==> flow/design.v <==
module pit_counter(
    input             clk,
    input             rst_n,
    input             clock,
    input             gate,
    output reg        out,
    input       [7:0] data_in,
    input             set_control_mode,
    input             latch_count,
    input             latch_status,
    input             write,
    input             read,
    output      [7:0] data_out
);
reg [2:0] mode;
always @(posedge clk) begin
    if(rst_n == 1'b0)         mode <= 3'd2;
    else if(set_control_mode) mode <= data_in[3:1];
end
reg bcd;
always @(posedge clk) begin
    if(rst_n == 1'b0)         bcd <= 1'd0;
    else if(set_control_mode) bcd <= data_in[0];
end
reg [1:0] rw_mode;
always @(posedge clk) begin
    if(rst_n == 1'b0)         rw_mode <= 2'd1;
    else if(set_control_mode) rw_mode <= data_in[5:4];
end
reg [7:0] counter_l;
always @(posedge clk) begin
    if(rst_n == 1'b0)                               counter_l <= 8'd0;
    else if(set_control_mode)                       counter_l <= 8'd0;
    else if(write && rw_mode == 2'd3 && ~msb_write) counter_l <= data_in;
    else if(write && rw_mode == 2'd1)               counter_l <= data_in;
end
reg [7:0] counter_m;
always @(posedge clk) begin
    if(rst_n == 1'b0)                               counter_m <= 8'd0;
    else if(set_control_mode)                       counter_m <= 8'd0;
    else if(write && rw_mode == 2'd3 && msb_write)  counter_m <= data_in;
    else if(write && rw_mode == 2'd2)               counter_m <= data_in;
end
reg [7:0] output_l;
always @(posedge clk) begin
    if(rst_n == 1'b0)                       output_l <= 8'd0;
    else if(latch_count && ~output_latched) output_l <= counter[7:0];
    else if(~output_latched)                output_l <= counter[7:0];
end
reg [7:0] output_m;
always @(posedge clk) begin
    if(rst_n == 1'b0)                       output_m <= 8'd0;
    else if(latch_count && ~output_latched) output_m <= counter[15:8];
    else if(~output_latched)                output_m <= counter[15:8];
end
reg output_latched;
always @(posedge clk) begin
    if(rst_n == 1'b0)                               output_latched <= 1'b0;
    else if(set_control_mode)                       output_latched <= 1'b0;
    else if(latch_count)                            output_latched <= 1'b1;
    else if(read && (rw_mode != 2'd3 || msb_read))  output_latched <= 1'b0;
end
reg null_counter;
always @(posedge clk) begin
    if(rst_n == 1'b0)                                null_counter <= 1'b0;
    else if(set_control_mode)                        null_counter <= 1'b1;
    else if(write && (rw_mode != 2'd3 || msb_write)) null_counter <= 1'b1;
    else if(load)                                    null_counter <= 1'b0;
end
reg msb_write;
always @(posedge clk) begin
    if(rst_n == 1'b0)                       msb_write <= 1'b0;
    else if(set_control_mode)               msb_write <= 1'b0;
    else if(write_pulse && rw_mode == 2'd3) msb_write <= ~msb_write;
end
reg msb_read;
always @(posedge clk) begin
    if(rst_n == 1'b0)                      msb_read <= 1'b0;
    else if(set_control_mode)              msb_read <= 1'b0;
    else if(read_pulse && rw_mode == 2'd3) msb_read <= ~msb_read;
end
reg [7:0] status;
always @(posedge clk) begin
    if(rst_n == 1'b0)                        status <= 8'd0;
    else if(latch_status && ~status_latched) status <= { out, null_counter, rw_mode, mode, bcd };
end
reg status_latched;
always @(posedge clk) begin
    if(rst_n == 1'b0)           status_latched <= 1'b0;
    else if(set_control_mode)   status_latched <= 1'b0;
    else if(latch_status)       status_latched <= 1'b1;
    else if(read)               status_latched <= 1'b0;
end
assign data_out =
    (status_latched)               ? status   :
    (rw_mode == 2'd3 && ~msb_read) ? output_l :
    (rw_mode == 2'd3 &&  msb_read) ? output_m :
    (rw_mode == 2'd1)              ? output_l :
                                     output_m;
reg two_byte_write;
always @(posedge clk) begin
    if(rst_n == 1'b0)                 two_byte_write <= 1'b0;
    else if(write && rw_mode == 2'd3) two_byte_write <= 1'b1;
    else if(set_control_mode || load) two_byte_write <= 1'b0;
end
reg set_control_mode_last;
always @(posedge clk) set_control_mode_last <= set_control_mode;
reg set_control_mode_pulse;
always @(posedge clk) set_control_mode_pulse <= set_control_mode_last & ~set_control_mode;
reg write_last;
always @(posedge clk) write_last <= write;
reg write_pulse;
always @(posedge clk) write_pulse <= write_last & ~write;
reg read_last;
always @(posedge clk) read_last <= read;
reg read_pulse;
always @(posedge clk) read_pulse <= read_last & ~read;
reg clock_last;
always @(posedge clk) clock_last <= clock;
reg clock_pulse;
always @(posedge clk) clock_pulse <= clock_last & ~clock;
reg gate_last;
always @(posedge clk) gate_last <= gate;
reg gate_sampled;
always @(posedge clk) begin
    if(rst_n == 1'b0)             gate_sampled <= 1'b0;
    else if(~clock_last && clock) gate_sampled <= gate;
end
reg trigger;
always @(posedge clk) begin
    if(rst_n == 1'b0)             trigger <= 1'b0;
    else if(~gate_last && gate)   trigger <= 1'b1;
    else if(~clock_last && clock) trigger <= 1'b0;
end
reg trigger_sampled;
always @(posedge clk) begin
    if(rst_n == 1'b0)            trigger_sampled <= 1'b0;
    else if(~clock_last & clock) trigger_sampled <= trigger;
end
always @(posedge clk) begin
    if(rst_n == 1'b0)                                                 out <= 1'b1;
    else if(set_control_mode_pulse && mode      == 3'd0)              out <= 1'b0;
    else if(set_control_mode_pulse && mode      == 3'd1)              out <= 1'b1;
    else if(set_control_mode_pulse && mode[1:0] == 2'd2)              out <= 1'b1;
    else if(set_control_mode_pulse && mode[1:0] == 2'd3)              out <= 1'b1;
    else if(set_control_mode_pulse && mode      == 3'd4)              out <= 1'b1;
    else if(set_control_mode_pulse && mode      == 3'd5)              out <= 1'b1;
    else if(mode      == 3'd0 && (load || two_byte_write))            out <= 1'b0;
    else if(mode      == 3'd0 && counter == 16'd1 && enable)          out <= 1'b1;
    else if(mode      == 3'd1 && load)                                out <= 1'b0;
    else if(mode      == 3'd1 && counter == 16'd1 && enable)          out <= 1'b1;
    else if(mode[1:0] == 2'd2 && ~gate)                               out <= 1'b1;
    else if(mode[1:0] == 2'd2 && load)                                out <= 1'b1;
    else if(mode[1:0] == 2'd2 && counter == 16'd2 && enable)          out <= 1'b0;
    else if(mode[1:0] == 2'd3 && ~gate)                               out <= 1'b1;
    else if(mode[1:0] == 2'd3 && load && loaded && ~trigger_sampled)  out <= ~out;
    else if(mode      == 3'd4 && counter == 16'd1 && enable)          out <= 1'b0;
    else if(mode      == 3'd4 && counter == 16'd0 && enable)          out <= 1'b1;
    else if(mode      == 3'd5 && counter == 16'd1 && enable)          out <= 1'b0;
    else if(mode      == 3'd5 && counter == 16'd0 && enable)          out <= 1'b1;
end
reg written;
always @(posedge clk) begin
    if(rst_n == 1'b0)                                    written <= 1'b0;
    else if(set_control_mode)                            written <= 1'b0;
    else if(write_pulse && rw_mode != 2'd3)              written <= 1'b1;
    else if(write_pulse && rw_mode == 2'd3 && msb_write) written <= 1'b1;
    else if(load)                                        written <= 1'b0;
end
reg control_set;
always @(posedge clk) begin
    if(rst_n == 1'b0)         control_set <= 1'b0;
    else if(set_control_mode) control_set <= 1'b1;
    else if(load)             control_set <= 1'b0;
end
reg loaded;
always @(posedge clk) begin
    if(rst_n == 1'b0)         loaded <= 1'b0;
    else if(set_control_mode) loaded <= 1'b0;
    else if(load)             loaded <= 1'b1;
end
wire load = 
    (mode      == 3'd0 &&   written) ||                  
    clock_pulse && (
    (mode      == 3'd1 &&   trigger_sampled) ||
    (mode[1:0] == 2'd2 && ((written && control_set) || trigger_sampled || (loaded && gate_sampled && counter == 16'd1))) ||
    (mode[1:0] == 2'd3 && ((written && control_set) || trigger_sampled || (loaded && gate_sampled && counter == ((counter_l[0] & out) ? 16'd0 : 16'd2)))) ||
    (mode      == 3'd4 &&   written) ||
    (mode      == 3'd5 && ((written && control_set) || loaded) && trigger_sampled)
);
wire enable = ~load && loaded && clock_pulse && (
    (mode      == 3'd0 && gate_sampled && ~two_byte_write) ||
    (mode      == 3'd1) ||
    (mode[1:0] == 2'd2 && gate_sampled) ||
    (mode[1:0] == 2'd3 && gate_sampled) ||
    (mode      == 3'd4 && gate_sampled) ||
    (mode      == 3'd5)
);
wire [15:0] counter_minus_1 =
    (bcd && !counter[15:0]) ? 16'h9999 :
    (bcd && !counter[11:0]) ? { counter[15:12] - 1'd1, 12'h999 } :
    (bcd && !counter[7:0])  ? { counter[15:8]  - 1'd1,   8'h99 } :
    (bcd && !counter[3:0])  ? { counter[15:4]  - 1'd1,    4'h9 } :
                                counter - 1'd1;
reg [15:0] counter;
always @(posedge clk) begin
    if(rst_n == 1'b0) counter <= 16'd0;
    else if(load)     counter <= {counter_m, counter_l[7:1], counter_l[0] & (mode[1:0] != 2'd3)};
    else if(enable)   counter <= counter_minus_1 - (mode[1:0] == 2'd3);
end
endmodule
module pit(
	input               clk,
	input               rst_n,
	output              irq,
	input       [2:0]   io_address,
	input               io_read,
	output reg  [7:0]   io_readdata,
	input               io_write,
	input       [7:0]   io_writedata,
	output              speaker_out,
	input      [27:0]   clock_rate
);
reg [27:0] clk_rate;
always @(posedge clk) clk_rate <= clock_rate;
reg ce_system_counter;
reg [27:0] sum;
always @(posedge clk) begin : system_counter
	reg [27:0] sum_next;
	sum_next = sum + 28'd2386362;  
	ce_system_counter <= 1'b0;
	if(rst_n == 1'b0) sum <= 28'd0;
	else if(sum_next >= clk_rate) begin
		sum <= sum_next - clk_rate;
		ce_system_counter <= 1'b1;
	end
	else sum <= sum_next;
end
reg system_clock;
always @(posedge clk) begin
    if(rst_n == 1'b0)           system_clock <= 1'b0;
    else if(ce_system_counter)  system_clock <= ~system_clock;
end
always @(posedge clk) if(io_read) io_readdata <=
    (io_read && io_address == 0) ? counter_0_readdata :
    (io_read && io_address == 1) ? counter_1_readdata :
    (io_read && io_address == 2) ? counter_2_readdata :
    (io_read && io_address[2])   ? { 2'b0, spk_out, counter_1_toggle, 2'b0, speaker_enable, speaker_gate } :
                                     8'd0;  
reg [5:0] counter_1_cnt;
always @(posedge clk) begin
    if(rst_n == 1'b0)                                       counter_1_cnt <= 6'd0;
    else if(ce_system_counter && counter_1_cnt == 6'd35)    counter_1_cnt <= 6'd0;
    else if(ce_system_counter)                              counter_1_cnt <= counter_1_cnt + 6'd1;
end
reg counter_1_toggle;
always @(posedge clk) begin
    if(rst_n == 1'b0)                                       counter_1_toggle <= 1'b0;
    else if(ce_system_counter && counter_1_cnt == 6'd35)    counter_1_toggle <= ~(counter_1_toggle);
end
reg speaker_gate;
always @(posedge clk) begin
    if(rst_n == 1'b0)                  speaker_gate <= 1'b0;
    else if(io_write && io_address[2]) speaker_gate <= io_writedata[0];
end
reg speaker_enable;
always @(posedge clk) begin
    if(rst_n == 1'b0)                  speaker_enable <= 1'b0;
    else if(io_write && io_address[2]) speaker_enable <= io_writedata[1];
end
assign speaker_out = spk_out & speaker_enable;
wire [7:0] counter_0_readdata;
wire [7:0] counter_1_readdata;
wire [7:0] counter_2_readdata;
pit_counter pit_counter_0(
    .clk                (clk),
    .rst_n              (rst_n),
    .clock              (system_clock),      
    .gate               (1'b1),              
    .out                (irq),               
    .data_in            (io_writedata),                                                                                                                                       
    .set_control_mode   (io_write && io_address == 3 && io_writedata[7:6] == 2'b00 && io_writedata[5:4] != 2'b00),                                                            
    .latch_count        (io_write && io_address == 3 && ((io_writedata[7:6] == 2'b00 && io_writedata[5:4] == 2'b00) || (io_writedata[7:5] == 3'b110 && io_writedata[1]))),    
    .latch_status       (io_write && io_address == 3 && io_writedata[7:6] == 2'b11 && io_writedata[4] == 1'b0 && io_writedata[1]),                                            
    .write              (io_write && io_address == 0),                                                                                                                        
    .read               (io_read  && io_address == 0),                                                                                                                        
    .data_out           (counter_0_readdata)     
);
pit_counter pit_counter_1(
    .clk                (clk),
    .rst_n              (rst_n),
    .clock              (system_clock),      
    .gate               (1'b1),              
    /*verilator lint_off PINNOCONNECT*/
    .out                (),                  
    /*verilator lint_on PINNOCONNECT*/
    .data_in            (io_writedata),                                                                                                                                       
    .set_control_mode   (io_write && io_address == 3 && io_writedata[7:6] == 2'b01 && io_writedata[5:4] != 2'b00),                                                            
    .latch_count        (io_write && io_address == 3 && ((io_writedata[7:6] == 2'b01 && io_writedata[5:4] == 2'b00) || (io_writedata[7:5] == 3'b110 && io_writedata[2]))),    
    .latch_status       (io_write && io_address == 3 && io_writedata[7:6] == 2'b11 && io_writedata[4] == 1'b0 && io_writedata[2]),                                            
    .write              (io_write && io_address == 1),                                                                                                                        
    .read               (io_read  && io_address == 1),                                                                                                                        
    .data_out           (counter_1_readdata)     
);
wire spk_out;
pit_counter pit_counter_2(
    .clk                (clk),
    .rst_n              (rst_n),
    .clock              (system_clock),      
    .gate               (speaker_gate),      
    .out                (spk_out),           
    .data_in            (io_writedata),                                                                                                                                       
    .set_control_mode   (io_write && io_address == 3 && io_writedata[7:6] == 2'b10 && io_writedata[5:4] != 2'b00),                                                            
    .latch_count        (io_write && io_address == 3 && ((io_writedata[7:6] == 2'b10 && io_writedata[5:4] == 2'b00) || (io_writedata[7:5] == 3'b110 && io_writedata[3]))),    
    .latch_status       (io_write && io_address == 3 && io_writedata[7:6] == 2'b11 && io_writedata[4] == 1'b0 && io_writedata[3]),                                            
    .write              (io_write && io_address == 2),                                                                                                                        
    .read               (io_read  && io_address == 2),                                                                                                                        
    .data_out           (counter_2_readdata)     
);
endmodule
==> Step by step through the tools: pit <==
The steps from the RTL of pit to its reports follow in flow order.
Line numbers count from 1 in the design file above.
Library cell names are shortened.
{ "inputs": {"design": "pit", "clk_port": "clk", "cell_library": "sky130hd", "corner": "tt_025C_1v80"} }

==> Word level <==
Counts by Yosys on the flattened word-level netlist (proc, flatten, opt, wreduce; memories kept). Register bits leave out memories and registers merged into their read ports (data or address). Print and check cells are left out.
{ "classes": {"add_sub_neg": 18, "n_cmp": 1, "equal": 53, "n_mux": 154, "logic": 57, "n_reduce_logical": 340} }
{ "ops": {"columns": ["cell", "n"], "rows": [
  ["two-way mux 8 bit", 39],
  ["two-way mux 16 bit", 18],
  ["logical AND 1 bit", 229],
  ["two-way mux 1 bit", 92],
  ["logical OR 1 bit", 57],
  ["subtractor 16 x 1 -> 16 bit", 3],
  ["subtractor 16 x 1 -> 16 bit (second input constant)", 3],
  ["== test 16 x 1 -> 1 bit (second input constant)", 3],
  ["== test 16 bit", 3],
  ["== test 16 x 2 -> 1 bit (second input constant)", 3],
  ["logical NOT 16 bit", 3],
  ["nonzero test 2 bit", 23],
  ["inverter 1 bit", 39],
  ["subtractor 12 x 1 -> 12 bit (second input constant)", 3],
  ["logical NOT 12 bit", 3],
  ["nonzero test 17 bit", 2],
  ["== test 2 bit (second input constant)", 17],
  ["adder 28 x 22 -> 28 bit (second input constant)", 1],
  ["subtractor 28 bit", 1],
  [">= comparator 28 bit", 1],
  ["two-way mux 28 bit", 1],
  ["subtractor 8 x 1 -> 8 bit (second input constant)", 3],
  ["logical NOT 8 bit", 3],
  ["== test 3 bit (second input constant)", 7],
  ["nonzero test 19 bit", 1],
  ["bitwise AND 1 bit", 18],
  ["!= test 2 bit (second input constant)", 9],
  ["nonzero test 3 bit", 6]
]} }
Not listed: further kinds 12, cells in them 32.
{ "word_totals": {"reg_bits": 318, "in_bits": 43, "wordCells": 716} }

==> Depth <==
Depth = most cells in a row (Yosys ltp): at word level without a register or memory, in the mapped netlist without a sequential cell, where the memories' decode and read muxes count.
{ "depth": {"ltp_word": 35, "ABC_AREA": 1, "depth_mapped": 29, "mapped_depth_nobuf": 28} }

==> After synthesis <==
Source: synth_stat.txt of the flow (Yosys; design flattened, memories mapped). It holds for the ABC_AREA given above (unset counts as 0); a run with the other value may have another netlist.
{ "mapped": {"cell_count": 2494, "synth_area_um2": 17515.5, "seqArea_um2": 6406.1, "ff_cells": 316, "buf_cells": 68} }
{ "by_type": {"columns": ["cell_type", "n"], "rows": [
  ["dfxtp_1", 308],
  ["nand2_1", 505],
  ["a21oi_1", 240],
  ["inv_1", 300],
  ["o21ai_0", 191],
  ["nor2_1", 231],
  ["nand3_1", 158],
  ["ha_1", 58],
  ["xor2_1", 60],
  ["o211ai_1", 46],
  ["nand4_1", 42],
  ["xnor2_1", 28],
  ["edfxtp_1", 8],
  ["nor2_4", 16],
  ["clkbuf_1", 46],
  ["a31oi_1", 24],
  ["nor2_2", 21],
  ["nand3_2", 13]
]} }
Other cell types: 47; their cells: 199.

==> Worst setup path after synthesis <==
OpenSTA on the mapped netlist: ideal clock, no wires. The path of least setup slack (recovery checks aside). Input and output delay are each 20% of the period. Register names are those of the netlist, which keeps one name where synthesis merged equal registers.
{ "synth_timing": {"kind": "input port to flip-flop", "from": "input port io_address[2]", "to": "register pit_counter_2.status[0]", "clock_period_ps": 10000, "input_delay_ps": 2000, "setup_time_ps": 128, "t_first_pin_ps": 2000, "arrival_time_ps": 3423, "slack_ps": 6450, "path_delay_ps": 1551, "stages": 10, "period_less_setup_slack_ps": 3550} }
"path_delay_ps" is the arrival time less input delay plus setup time.
"stages": output pins that drive a net of the path, with the launching flip-flop's if there is one; two outputs of one cell count as two.
"period_less_setup_slack_ps" is the clock period less the worst setup slack; recovery checks do not enter. This is arithmetic on one report: input and output delays are still those of the set period (20% each).
Between the ends stands the longest chain of elaborated cells between them, by number of cells; it is not shown to be the way that was timed. Of several equally long chains one is given.
Each line given opens the expression or statement behind the cell; cells for indexed reads and writes are added by Yosys, which also makes memories of some case tables.
{ "synth_via": {"path_cell_list": "buf_2 nor3_2 inv_1 nor4_1 inv_1 nor2_1 nand2_1 buf_2 a21oi_1 nor2_1", "elab_chain_len": 6, "cells_between": 6, "cone_classes": "1 x eq/ne; 5 x reduce/logical"} }
{ "synth_rtl": {"columns": ["item", "line_no", "text"], "rows": [
  ["from (decl)", 216, "input [2:0] io_address,"],
  ["== test 3 x 2 -> 1 bit", 315, ".latch_status       (io_write && io_address == 3 && io_writedata[7:6] == 2'b11 && io_writedata[4] == 1'b0 && i ..."],
  ["logical AND 1 bit x4", 315, null],
  ["logical AND 1 bit", 85, "else if(latch_status && ~status_latched) status <= { out, null_counter, rw_mode, mode, bcd };"],
  ["to (assign)", 84, "if(rst_n == 1'b0)                        status <= 8'd0;"],
  ["to (assign)", 85, null],
  ["to (decl)", 82, "reg [7:0] status;"]
]} }

==> Worst path after layout <==
Path of least setup slack in the final report of run 1 (OpenROAD, finished layout, wires in). Where an end is a register, its clock arrival counts in the times.
The path's times are printed in steps of 10 ps; the period is the one set.
{ "layout_timing": {"kind": "flip-flop to flip-flop", "from": "register sum[1]", "to": "register sum[24]", "clock_period_ps": 9580, "setup_time_ps": 20, "t_first_pin_ps": 560, "arrival_time_ps": 4990, "slack_ps": 5120, "stages": 20} }
Between the ends stands the longest chain of elaborated cells between them, by number of cells; it is not shown to be the way that was timed. Of several equally long chains one is given.
A register here has more assigning lines than the two given.
{ "layout_via": {"path_cell_list": "dfxtp_1 ha_1 nor2_1 nand2_1 nand2_1 nand2_1 nand2_1 a21oi_2 nor2_1 nor2_2 a21oi_1 nor2_1 xor2_1 ha_1 a21oi_1 nor2_1 a2111oi_0 nand2_2 nor2_1 a22o_1", "elab_chain_len": 3, "cells_between": 4, "cone_lines": 3, "cone_classes": "2 x add/sub; 1 x compare; 1 x mux"} }
{ "layout_rtl": {"columns": ["item", "line_no", "text"], "rows": [
  ["from (decl)", 227, "reg [27:0] sum;"],
  ["from (assign)", 234, "sum <= sum_next - clk_rate;"],
  ["from (assign)", 237, "else sum <= sum_next;"],
  ["adder 28 x 22 -> 28 bit", 230, "sum_next = sum + 28'd2386362;"],
  ["subtractor 28 bit", 234, null],
  ["two-way mux 28 bit", 233, "else if(sum_next >= clk_rate) begin"],
  ["to (assign)", 234, null],
  ["to (assign)", 237, null],
  ["to (decl)", 227, null]
]} }

Lab notebook: pit

pit through Yosys and OpenROAD on sky130hd: 4 stored runs, unordered, with their settings and measured results. The constraints put input and output delay at 20% of the set period each and load the outputs with 0.01 pF.
"clock period reached" means the clock period less the worst setup slack. The figure is calculated, with input and output delays left at 20% of the set period.
"total power of the final layout" rests on the timing tool's default activity at the inputs, not on a simulated workload.

==> run 1: settings <==
{ "ABC_AREA": 1, "CAP_MARGIN": 10, "CORE_ASPECT_RATIO": 0.92, "CTS_CLUSTER_DIAMETER": 254, "CTS_CLUSTER_SIZE": 86, "HOLD_SLACK_MARGIN": 0.17, "MIN_ROUTING_LAYER": "met1", "SLEW_MARGIN": 0, "TNS_END_PERCENT": 5, "period_ns": 9.58, "CORE_MARGIN": 2, "CORE_UTILIZATION": 40 }
==> run 1: results <==
area inside the die boundary: 45480.5 um^2
worst slack on setup checks: 5121 ps
total power of the final layout: 3.087 mW
synthesized cell area: 17515.5 um^2
clock period reached: 4459 ps
post-layout utilization: 0.433

==> run 2: settings <==
{ "CAP_MARGIN": 35, "CELL_PAD_IN_SITES_DETAIL_PLACEMENT": 0, "CELL_PAD_IN_SITES_GLOBAL_PLACEMENT": 3, "CORE_UTILIZATION": 58, "GPL_ROUTABILITY_DRIVEN": 1, "MAX_ROUTING_LAYER": "met4", "MIN_ROUTING_LAYER": "met2", "SLEW_MARGIN": 10, "TNS_END_PERCENT": 15, "period_ns": 3.99, "CORE_MARGIN": 2 }
==> run 2: results <==
no final report: placement broke off with GPL-0301

==> run 3: settings <==
{ "CORE_ASPECT_RATIO": 0.51, "MIN_ROUTING_LAYER": "met1", "TNS_END_PERCENT": 5, "period_ns": 5.68, "CAP_MARGIN": 20, "CORE_MARGIN": 2, "CORE_UTILIZATION": 40, "SLEW_MARGIN": 20 }
==> run 3: results <==
clock period reached: 4748 ps
area inside the die boundary: 45386.2 um^2
post-layout utilization: 0.456
synthesized cell area: 17441.7 um^2
worst slack on setup checks: 932 ps
total power of the final layout: 6.716 mW

==> run 4: settings <==
{ "CELL_PAD_IN_SITES_DETAIL_PLACEMENT": 0, "CELL_PAD_IN_SITES_GLOBAL_PLACEMENT": 3, "CORE_UTILIZATION": 58, "GPL_ROUTABILITY_DRIVEN": 0, "MIN_ROUTING_LAYER": "met2", "SETUP_SLACK_MARGIN": 0.14, "period_ns": 3.56, "CAP_MARGIN": 20, "CORE_MARGIN": 2, "SLEW_MARGIN": 20 }
==> run 4: results <==
no final report: placement broke off with GPL-0301
